==> flow/design.v <==
module fifo #(
    parameter DEPTH = 32,          
    parameter DATA_WIDTH = 8,      
    parameter PTR_SIZE = 5
) (
    input  wire                   clk,
    input  wire                   rst,
    input  wire                   wr_en,
    input  wire                   re_en,
    input  wire [DATA_WIDTH-1:0]  data_in,
    output wire [DATA_WIDTH-1:0]  data_out,
    output wire                   empty,
    output wire                   full
);
    reg [DATA_WIDTH-1:0] memory [0:DEPTH-1];
    reg [PTR_SIZE-1:0] wr_ptr;
    reg [PTR_SIZE-1:0] rd_ptr;
    reg empty_reg;
    reg full_reg;
    integer i;
    wire wr_fire = wr_en && !full_reg;
    wire rd_fire = re_en && !empty_reg;
    wire [PTR_SIZE-1:0] used = wr_ptr - rd_ptr;
    always @ (posedge clk or posedge rst) begin
        if (rst)
            wr_ptr <= 0;
        else if (wr_fire)
            wr_ptr <= wr_ptr + 1;
    end
    always @ (posedge clk or posedge rst) begin
        if (rst)
            empty_reg <= 1;
        else if (wr_fire && !rd_fire)
            empty_reg <= 0;
        else if (rd_fire && !wr_fire && (used == 1))
            empty_reg <= 1;
    end
    always @ (posedge clk or posedge rst) begin
        if (rst)
            full_reg <= 0;
        else if (wr_fire && !rd_fire && (used == DEPTH - 1))
            full_reg <= 1;
        else if (rd_fire && !wr_fire)
            full_reg <= 0;
    end
    always @ (posedge clk or posedge rst) begin
        if (rst)
            rd_ptr <= 0;
        else if (rd_fire)
            rd_ptr <= rd_ptr + 1;
    end
    always @ (posedge clk or posedge rst) begin
        if (rst) begin
            for (i = 0; i < DEPTH; i = i + 1)
                memory[i] <= {DATA_WIDTH{1'b0}};
        end else if (wr_fire)
            memory[wr_ptr[$clog2(DEPTH)-1:0]] <= data_in;
    end
    assign data_out = (empty_reg) ? {DATA_WIDTH{1'bx}} : memory[rd_ptr[$clog2(DEPTH)-1:0]];
    assign empty = empty_reg;
    assign full  = full_reg;
endmodule
module multiplier #(
    parameter DATA_WIDTH    = 8,                   
    parameter PRODUCT_WIDTH = DATA_WIDTH * 2
) (
    input  wire [DATA_WIDTH-1:0] in1,         
    input  wire [DATA_WIDTH-1:0] in2,          
    output wire [PRODUCT_WIDTH-1:0] product 
);
    assign product = in1 * in2;
endmodule
module adder #(
    parameter DATA_WIDTH = 8,              
    parameter SUM_WIDTH  = DATA_WIDTH + 1   
)(
    input  wire [DATA_WIDTH-1:0] in1,        
    input  wire [DATA_WIDTH-1:0] in2,        
    output wire [SUM_WIDTH-1:0] sum          
);
    assign sum = in1 + in2;
endmodule
module component (
    input  wire         clk,
    input  wire         rst,
    input  wire [31:0]  fifo1_data_in,
    input  wire [31:0]  fifo2_data_in,
    input  wire [31:0]  fifo3_data_in,
    input  wire         fifo1_write_en,
    input  wire         fifo2_write_en,
    input  wire         fifo3_write_en,
    input  wire         fifo1_read_en,
    input  wire         fifo2_read_en,
    input  wire         fifo3_read_en,
    output wire [31:0]  result_out,
    output wire         fifo1_empty,
    output wire         fifo2_empty,
    output wire         fifo3_empty,
    output wire         fifo1_full,
    output wire         fifo2_full,
    output wire         fifo3_full
);
    wire [31:0] fifo1_data_out;
    wire [31:0] fifo2_data_out;
    wire [31:0] fifo3_data_out;
    wire [31:0] mult_result;
    fifo #(
        .DEPTH(16),
        .DATA_WIDTH(32),
        .PTR_SIZE(5)
    ) fifo1_inst (
        .clk(clk),
        .rst(rst),
        .wr_en(fifo1_write_en),
        .re_en(fifo1_read_en),
        .data_in(fifo1_data_in),
        .data_out(fifo1_data_out),
        .empty(fifo1_empty),
        .full(fifo1_full)
    );
    fifo #(
        .DEPTH(16),
        .DATA_WIDTH(32),
        .PTR_SIZE(5)
    ) fifo2_inst (
        .clk(clk),
        .rst(rst),
        .wr_en(fifo2_write_en),
        .re_en(fifo2_read_en),
        .data_in(fifo2_data_in),
        .data_out(fifo2_data_out),
        .empty(fifo2_empty),
        .full(fifo2_full)
    );
    fifo #(
        .DEPTH(16),
        .DATA_WIDTH(32),
        .PTR_SIZE(5)
    ) fifo3_inst (
        .clk(clk),
        .rst(rst),
        .wr_en(fifo3_write_en),
        .re_en(fifo3_read_en),
        .data_in(fifo3_data_in),
        .data_out(fifo3_data_out),
        .empty(fifo3_empty),
        .full(fifo3_full)
    );
    multiplier #(
        .DATA_WIDTH(32),
        .PRODUCT_WIDTH(32)
    ) mult_inst (
        .in1(fifo1_data_out),
        .in2(fifo2_data_out),
        .product(mult_result)
    );
    adder #(
        .DATA_WIDTH(32),
        .SUM_WIDTH(32)
    ) adder_inst (
        .in1(mult_result),
        .in2(fifo3_data_out),
        .sum(result_out)
    );
endmodule
=== Step by step through the tools: component ===
Tool output for the design above before and after an edit, in the order of the flow.
Lines under "original" count in the file above, lines under "edited" in the edited file.
"change": "edited" minus "original" as printed here. "relative change": 100 x difference / "original".
Operators: Yosys type, input widths -> output width; for muxes data width and select width s.
Cell names lack the library's common part.
Not given: --

* Top: component
* Clock: clk
* Cell library: sky130hd
* Library corner: tt_025C_1v80

=== Diff ===
The edit as a unified diff against the file above.
A script made this edit. It changes what the design does and was not meant as an optimisation.

<pre>
@@ -57,5 +57,7 @@
             memory[wr_ptr[$clog2(DEPTH)-1:0]] <= data_in;
     end
-    assign data_out = (empty_reg) ? {DATA_WIDTH{1'bx}} : memory[rd_ptr[$clog2(DEPTH)-1:0]];
+    reg [DATA_WIDTH-1:0] data_out_d1;
+    always @(posedge clk) data_out_d1 <= (empty_reg) ? {DATA_WIDTH{1'bx}} : memory[rd_ptr[$clog2(DEPTH)-1:0]];
+    assign data_out = data_out_d1;
     assign empty = empty_reg;
     assign full  = full_reg;
</pre>

=== Word-level counts ===
Source: Yosys, flattened and elaborated. Widths are those after wreduce. Registers that Yosys merges into a memory's read port (data or address) are not register bits. Print and check cells do not count. Equal cells are merged and count once.

{| class="wikitable"
|+ Storage and ports
! what !! original !! edited !! change !! relative change (%)
|-
| input bits || 104 || 104 || 0 || 0.00
|-
| register bits || 1572 || 1668 || +96 || +6.11
|-
| output and inout port bits || 38 || 38 || 0 || 0.00
|-
| elaborated cells || 275 || 278 || +3 || +1.09
|}

{| class="wikitable"
|+ Operators by class
! what !! original !! edited !! change !! relative change (%)
|-
| mux-type cells || 18 || 18 || 0 || 0.00
|-
| reduce/logical cells || 90 || 90 || 0 || 0.00
|-
| add/subtract/negate cells || 10 || 10 || 0 || 0.00
|-
| multipliers || 1 || 1 || 0 || 0.00
|-
| equal/unequal tests || 96 || 96 || 0 || 0.00
|}

Operator kinds equal on both sides are left out: 18.

=== Depth ===
Longest topological path by Yosys (ltp), each cell counted once; first at word level (registers and memories cut), then after technology mapping (sequential cells cut; the memories' decode and read muxes count).

{| class="wikitable"
|+ Depth
! what !! original !! edited !! change !! relative change (%)
|-
| word-level depth || 7 || 7 || 0 || 0.00
|-
| ABC_AREA || 0 || 0 || -- || --
|-
| depth in mapped cells || 40 || 28 || -12 || -30.00
|-
| depth with buffers taken out || 35 || 25 || -10 || -28.57
|}

=== Synthesis result ===
Yosys stat after the flow's synthesis: flattened, memories mapped to cells. It holds for the ABC_AREA given above (unset counts as 0); a run with the other value may have another netlist.

{| class="wikitable"
|+ Cell types
! cell !! original !! edited !! change !! relative change (%)
|-
| and2_1 || 42 || 344 || +302 || +719.05
|-
| nor2_1 || 365 || 207 || -158 || -43.29
|-
| nand2b_1 || 107 || 8 || -99 || -92.52
|-
| dfxtp_1 || 0 || 96 || +96 || --
|-
| clkbuf_1 || 342 || 416 || +74 || +21.64
|-
| nand2_1 || 290 || 361 || +71 || +24.48
|-
| a22oi_1 || 213 || 281 || +68 || +31.92
|-
| mux2i_1 || 71 || 35 || -36 || -50.70
|-
| buf_1 || 72 || 39 || -33 || -45.83
|-
| nor2b_1 || 47 || 14 || -33 || -70.21
|-
| or2_2 || 35 || 2 || -33 || -94.29
|-
| o22ai_1 || 28 || 2 || -26 || -92.86
|-
| a41oi_1 || 9 || 32 || +23 || +255.56
|-
| buf_4 || 21 || 0 || -21 || -100.00
|-
| a21oi_1 || 106 || 86 || -20 || -18.87
|-
| buf_2 || 92 || 74 || -18 || -19.57
|-
| o2bb2ai_1 || 20 || 2 || -18 || -90.00
|-
| a22o_1 || 81 || 97 || +16 || +19.75
|}

Cell types equal on both sides are left out: 17.
The list need not be complete.

{| class="wikitable"
|+ Mapped netlist
! what !! original !! edited !! change !! relative change (%)
|-
| cell count || 7105 || 7091 || -14 || -0.20
|-
| flip-flops || 1572 || 1668 || +96 || +6.11
|-
| area of sequential cells (sq um) || 39341.5 || 41263.3 || +1921.8 || +4.88
|-
| buffers || 536 || 534 || -2 || -0.37
|-
| mapped area (sq um) || 86758.2 || 87725.4 || +967.2 || +1.11
|}

By module: a second synthesis without flattening, with its own total; a netlist apart from the flattened one above.

{| class="wikitable"
|+ Second synthesis, totals
! what !! original !! edited !! change !! relative change (%)
|-
| cells (unflattened synthesis) || 7499 || 7489 || -10 || -0.13
|-
| area total of the unflattened synthesis (sq um) || 89392.0 || 91496.5 || +2104.5 || +2.35
|}

Rows give one instance, submodules left out.

{| class="wikitable"
|+ Modules, original
! module !! sequential area (sq um) !! cells !! times used !! area (sq um)
|-
| fifo || 13113.8 || 1853 || 3 || 23983.0
|-
| multiplier || 0.0 || 1704 || 1 || 15717.6
|-
| adder || 0.0 || 236 || 1 || 1725.4
|-
| component || 0.0 || 0 || 1 || 0.0
|}

{| class="wikitable"
|+ Modules, edited
! module !! sequential area (sq um) !! cells !! times used !! area (sq um)
|-
| fifo || 13754.4 || 1849 || 3 || 24657.4
|-
| multiplier || 0.0 || 1706 || 1 || 15798.9
|-
| adder || 0.0 || 236 || 1 || 1725.4
|-
| component || 0.0 || 0 || 1 || 0.0
|}

=== Path before layout ===
Source: OpenSTA report_checks on the synthesized netlist (no wires, ideal clock, input and output delay 20% of the period each), path of least setup slack; recovery checks are left aside. Register names are those of the netlist, which keeps one name where synthesis merged equal registers.

{| class="wikitable"
|+ Timing path after synthesis
! what !! original !! edited !! change !! relative change (%)
|-
| path type || reg2out || reg2out || -- || --
|-
| start || register fifo2_inst.rd_ptr[0] || register fifo2_inst.data_out_d1[3] || -- || --
|-
| end || output port result_out[29] || output port result_out[29] || -- || --
|-
| setup slack (ps) || 1513 || 3721 || +2208 || --
|-
| external output delay (ps) || 2600 || 2600 || 0 || 0.00
|-
| arrival (ps) || 8887 || 6679 || -2208 || -24.85
|-
| path buffers || 5 || 2 || -3 || -60.00
|-
| delay of the path (ps) || 8887 || 6679 || -2208 || -24.85
|-
| period (ps) || 13000 || 13000 || 0 || 0.00
|-
| required time (ps) || 10400 || 10400 || 0 || 0.00
|-
| driving pins on the path || 37 || 26 || -11 || -29.73
|-
| launch time at the first pin (ps) || 0 || 0 || 0 || --
|-
| synthesis period reached (ps) || 11487 || 9279 || -2208 || -19.22
|}

"delay of the path" is the arrival time less input delay plus setup time.
At an output port there is no setup time.
"driving pins on the path" counts driving pins, that of a launching flip-flop among them; a cell with two outputs on the path counts twice.
"synthesis period reached" is the clock period less the worst setup slack; recovery checks do not enter. This is arithmetic on one report: input and output delays are still those of the set period (20% each).
Between the ends stands the longest chain of elaborated cells between them, by number of cells; it is not shown to be the way that was timed. Of several equally long chains one is given.
Each line given opens the expression or statement behind the cell; cells for indexed reads and writes are added by Yosys, which also makes memories of some case tables.

Between the ends, after synthesis, original:
* Cells stage by stage: dfrtp_1 inv_1 ha_1 buf_2 buf_2 buf_2 buf_1 a222oi_1 a211o_1 a21oi_1 clkbuf_1 nand2_1 fa_1 inv_1 fa_1 fa_1 inv_1 fa_1 inv_1 fa_1 inv_1 fa_1 inv_1 fa_1 inv_1 fa_1 inv_1 ha_1 a21oi_1 a21boi_0 o31ai_1 a311oi_1 nor3_1 o311a_1 o21a_1 nor2_1 xnor2_1
* Length of the longest elaborated chain: 5
* Elaborated cells between the ends (all ways): 20
* Source lines of those cells: 3
* Those cells by class: 1 x add/sub; 1 x mul; 15 x eq/ne; 2 x mux; 1 x reduce/logical

{| class="wikitable"
|+ RTL lines, path after synthesis, original
! what !! line !! text
|-
| start, declared || 17 || <nowiki>reg [PTR_SIZE-1:0] rd_ptr;</nowiki>
|-
| start, assigned || 48 || <nowiki>rd_ptr <= 0;</nowiki>
|-
| start, assigned || 50 || <nowiki>rd_ptr <= rd_ptr + 1;</nowiki>
|-
| $eq 4x4->1 || 59 || <nowiki>assign data_out = (empty_reg) ? {DATA_WIDTH{1'bx}} : memory[rd_ptr[$clog2(DEPTH)-1:0]];</nowiki>
|-
| $pmux 32 s16 || 59 ||
|-
| $mux 32 || 59 ||
|-
| $mul 32x32->32 || 71 ||
|-
| $add 32x32->32 || 81 || <nowiki>assign sum = in1 + in2;</nowiki>
|-
| end, declared || 95 || <nowiki>output wire [31:0]  result_out,</nowiki>
|}

Between the ends, after synthesis, edited:
* Cells stage by stage: dfxtp_1 clkbuf_1 clkbuf_1 and2_1 fa_1 fa_1 fa_1 inv_1 fa_1 inv_1 fa_1 inv_1 fa_1 inv_1 fa_1 inv_1 fa_1 inv_1 ha_1 a21o_1 a31o_2 a221oi_1 a31oi_1 o21ai_1 mux2i_1 o211ai_1
* Length of the longest elaborated chain: 2
* Elaborated cells between the ends (all ways): 2
* Source lines of those cells: 2
* Those cells by class: 1 x add/sub; 1 x mul

{| class="wikitable"
|+ RTL lines, path after synthesis, edited
! what !! line !! text
|-
| start, declared || 59 || <nowiki>reg [DATA_WIDTH-1:0] data_out_d1;</nowiki>
|-
| start, assigned || 60 || <nowiki>always @(posedge clk) data_out_d1 <= (empty_reg) ? {DATA_WIDTH{1'bx}} : memory[rd_ptr[$clog2(DEPTH)-1:0]];</nowiki>
|-
| $mul 32x32->32 || 73 ||
|-
| $add 32x32->32 || 83 || <nowiki>assign sum = in1 + in2;</nowiki>
|-
| end, declared || 97 || <nowiki>output wire [31:0]  result_out,</nowiki>
|}

=== Timing after layout ===
Path of least setup slack in the final report of the runs of pair 1 (OpenROAD, finished layout, wires in). Where an end is a register, its clock arrival counts in the times.
The path's times are printed in steps of 10 ps; the period is the one set.

{| class="wikitable"
|+ Timing path post-layout
! what !! original !! edited !! change !! relative change (%)
|-
| path type || reg2out || reg2out || -- || --
|-
| start || register fifo1_inst.rd_ptr[0] || register fifo2_inst.data_out_d1[9] || -- || --
|-
| end || output port result_out[27] || output port result_out[27] || -- || --
|-
| arrival (ps) || 9940 || 9370 || -570 || -5.73
|-
| external output delay (ps) || 2560 || 2560 || 0 || 0.00
|-
| setup slack (ps) || 300 || 870 || +570 || --
|-
| driving pins on the path || 33 || 24 || -9 || -27.27
|-
| launch time at the first pin (ps) || 820 || 870 || +50 || +6.10
|-
| period (ps) || 12800 || 12800 || 0 || 0.00
|-
| required time (ps) || 10240 || 10240 || 0 || 0.00
|-
| path buffers || 7 || 1 || -6 || -85.71
|}

Between the ends stands the longest chain of elaborated cells between them, by number of cells; it is not shown to be the way that was timed. Of several equally long chains one is given.

Between the ends, post-layout, original:
* Cells stage by stage: dfrtp_1 inv_2 ha_4 buf_4 buf_4 a222oi_1 o22ai_1 or4b_4 o21ai_4 buf_4 buf_4 nor2_1 fa_1 fa_1 inv_1 fa_1 fa_1 inv_1 fa_1 inv_1 fa_1 fa_1 fa_1 inv_1 ha_1 or3_1 a311oi_2 buf_4 nor3_4 o311a_1 a21oi_1 buf_4 clkdlybuf4s50_1
* Length of the longest elaborated chain: 5
* Elaborated cells between the ends (all ways): 20
* Source lines of those cells: 3
* Those cells by class: 1 x add/sub; 1 x mul; 15 x eq/ne; 2 x mux; 1 x reduce/logical

{| class="wikitable"
|+ RTL lines, path post-layout, original
! what !! line !! text
|-
| start, declared || 17 || <nowiki>reg [PTR_SIZE-1:0] rd_ptr;</nowiki>
|-
| start, assigned || 48 || <nowiki>rd_ptr <= 0;</nowiki>
|-
| start, assigned || 50 || <nowiki>rd_ptr <= rd_ptr + 1;</nowiki>
|-
| $eq 4x4->1 || 59 || <nowiki>assign data_out = (empty_reg) ? {DATA_WIDTH{1'bx}} : memory[rd_ptr[$clog2(DEPTH)-1:0]];</nowiki>
|-
| $pmux 32 s16 || 59 ||
|-
| $mux 32 || 59 ||
|-
| $mul 32x32->32 || 71 ||
|-
| $add 32x32->32 || 81 || <nowiki>assign sum = in1 + in2;</nowiki>
|-
| end, declared || 95 || <nowiki>output wire [31:0]  result_out,</nowiki>
|}

Between the ends, post-layout, edited:
* Cells stage by stage: dfxtp_1 and2_1 fa_1 inv_1 fa_1 fa_1 inv_1 fa_1 inv_1 fa_1 inv_1 fa_1 fa_1 inv_1 fa_1 inv_1 ha_1 nand4_1 nor3_1 nand4b_1 a31oi_1 nor2_1 xnor2_1 clkdlybuf4s50_1
* Length of the longest elaborated chain: 2
* Elaborated cells between the ends (all ways): 2
* Source lines of those cells: 2
* Those cells by class: 1 x add/sub; 1 x mul

{| class="wikitable"
|+ RTL lines, path post-layout, edited
! what !! line !! text
|-
| start, declared || 59 || <nowiki>reg [DATA_WIDTH-1:0] data_out_d1;</nowiki>
|-
| start, assigned || 60 || <nowiki>always @(posedge clk) data_out_d1 <= (empty_reg) ? {DATA_WIDTH{1'bx}} : memory[rd_ptr[$clog2(DEPTH)-1:0]];</nowiki>
|-
| $mul 32x32->32 || 73 ||
|-
| $add 32x32->32 || 83 || <nowiki>assign sum = in1 + in2;</nowiki>
|-
| end, declared || 97 || <nowiki>output wire [31:0]  result_out,</nowiki>
|}

=== Flow runs ===
Both versions went through the flow (Yosys, OpenROAD) with the same settings in each pair. Constraints: input delay and output delay 20% of the set period each, output load 0.01 pF.

Flow settings, pair 1:
* CORE_UTILIZATION: 45
* PLACE_DENSITY: 0.6
* period_ns: 12.8
* CAP_MARGIN: 20
* CORE_MARGIN: 2
* SLEW_MARGIN: 20

{| class="wikitable"
|+ Final reports, pair 1
! what !! original !! edited !! change !! relative change (%)
|-
| setup slack of the worst path (ps) || 302 || 872 || +570 || --
|-
| period reached (ps) || 12498 || 11928 || -570 || -4.56
|-
| total negative setup slack (ps) || 0 || 0 || 0 || --
|-
| worst hold slack after layout (ps) || 488 || 490 || +2 || --
|-
| synthesis area (sq um) || 86758.2 || 87725.4 || +967.2 || +1.11
|-
| die outline area (sq um) || 196324.0 || 198493.0 || +2169.0 || +1.10
|-
| utilization (%) || 51.8 || 50.4 || -1.4 || --
|-
| standard-cell area after layout (sq um) || 99417.8 || 98021.5 || -1396.3 || -1.40
|}

Flow settings, pair 2:
* CORE_UTILIZATION: 27
* GPL_TIMING_DRIVEN: 0
* MAX_ROUTING_LAYER: met5
* PLACE_DENSITY_LB_ADDON: 0.14
* SLEW_MARGIN: 20
* period_ns: 10.2
* CAP_MARGIN: 20
* CORE_MARGIN: 2

{| class="wikitable"
|+ Final reports, pair 2
! what !! original !! edited !! change !! relative change (%)
|-
| setup slack of the worst path (ps) || -2139 || -103 || +2036 || --
|-
| period reached (ps) || 12339 || 10303 || -2036 || -16.50
|-
| total negative setup slack (ps) || -27209 || -166 || +27043 || --
|-
| worst hold slack after layout (ps) || 489 || 457 || -32 || --
|-
| synthesis area (sq um) || 86758.2 || 87725.4 || +967.2 || +1.11
|-
| die outline area (sq um) || 325875.0 || 329482.0 || +3607.0 || +1.11
|-
| utilization (%) || 33.9 || 32.2 || -1.7 || --
|-
| standard-cell area after layout (sq um) || 108699.0 || 104329.0 || -4370.0 || -4.02
|}

"period reached" = clock period - worst setup slack. The figure is calculated, with input and output delays left at 20% of the set period.
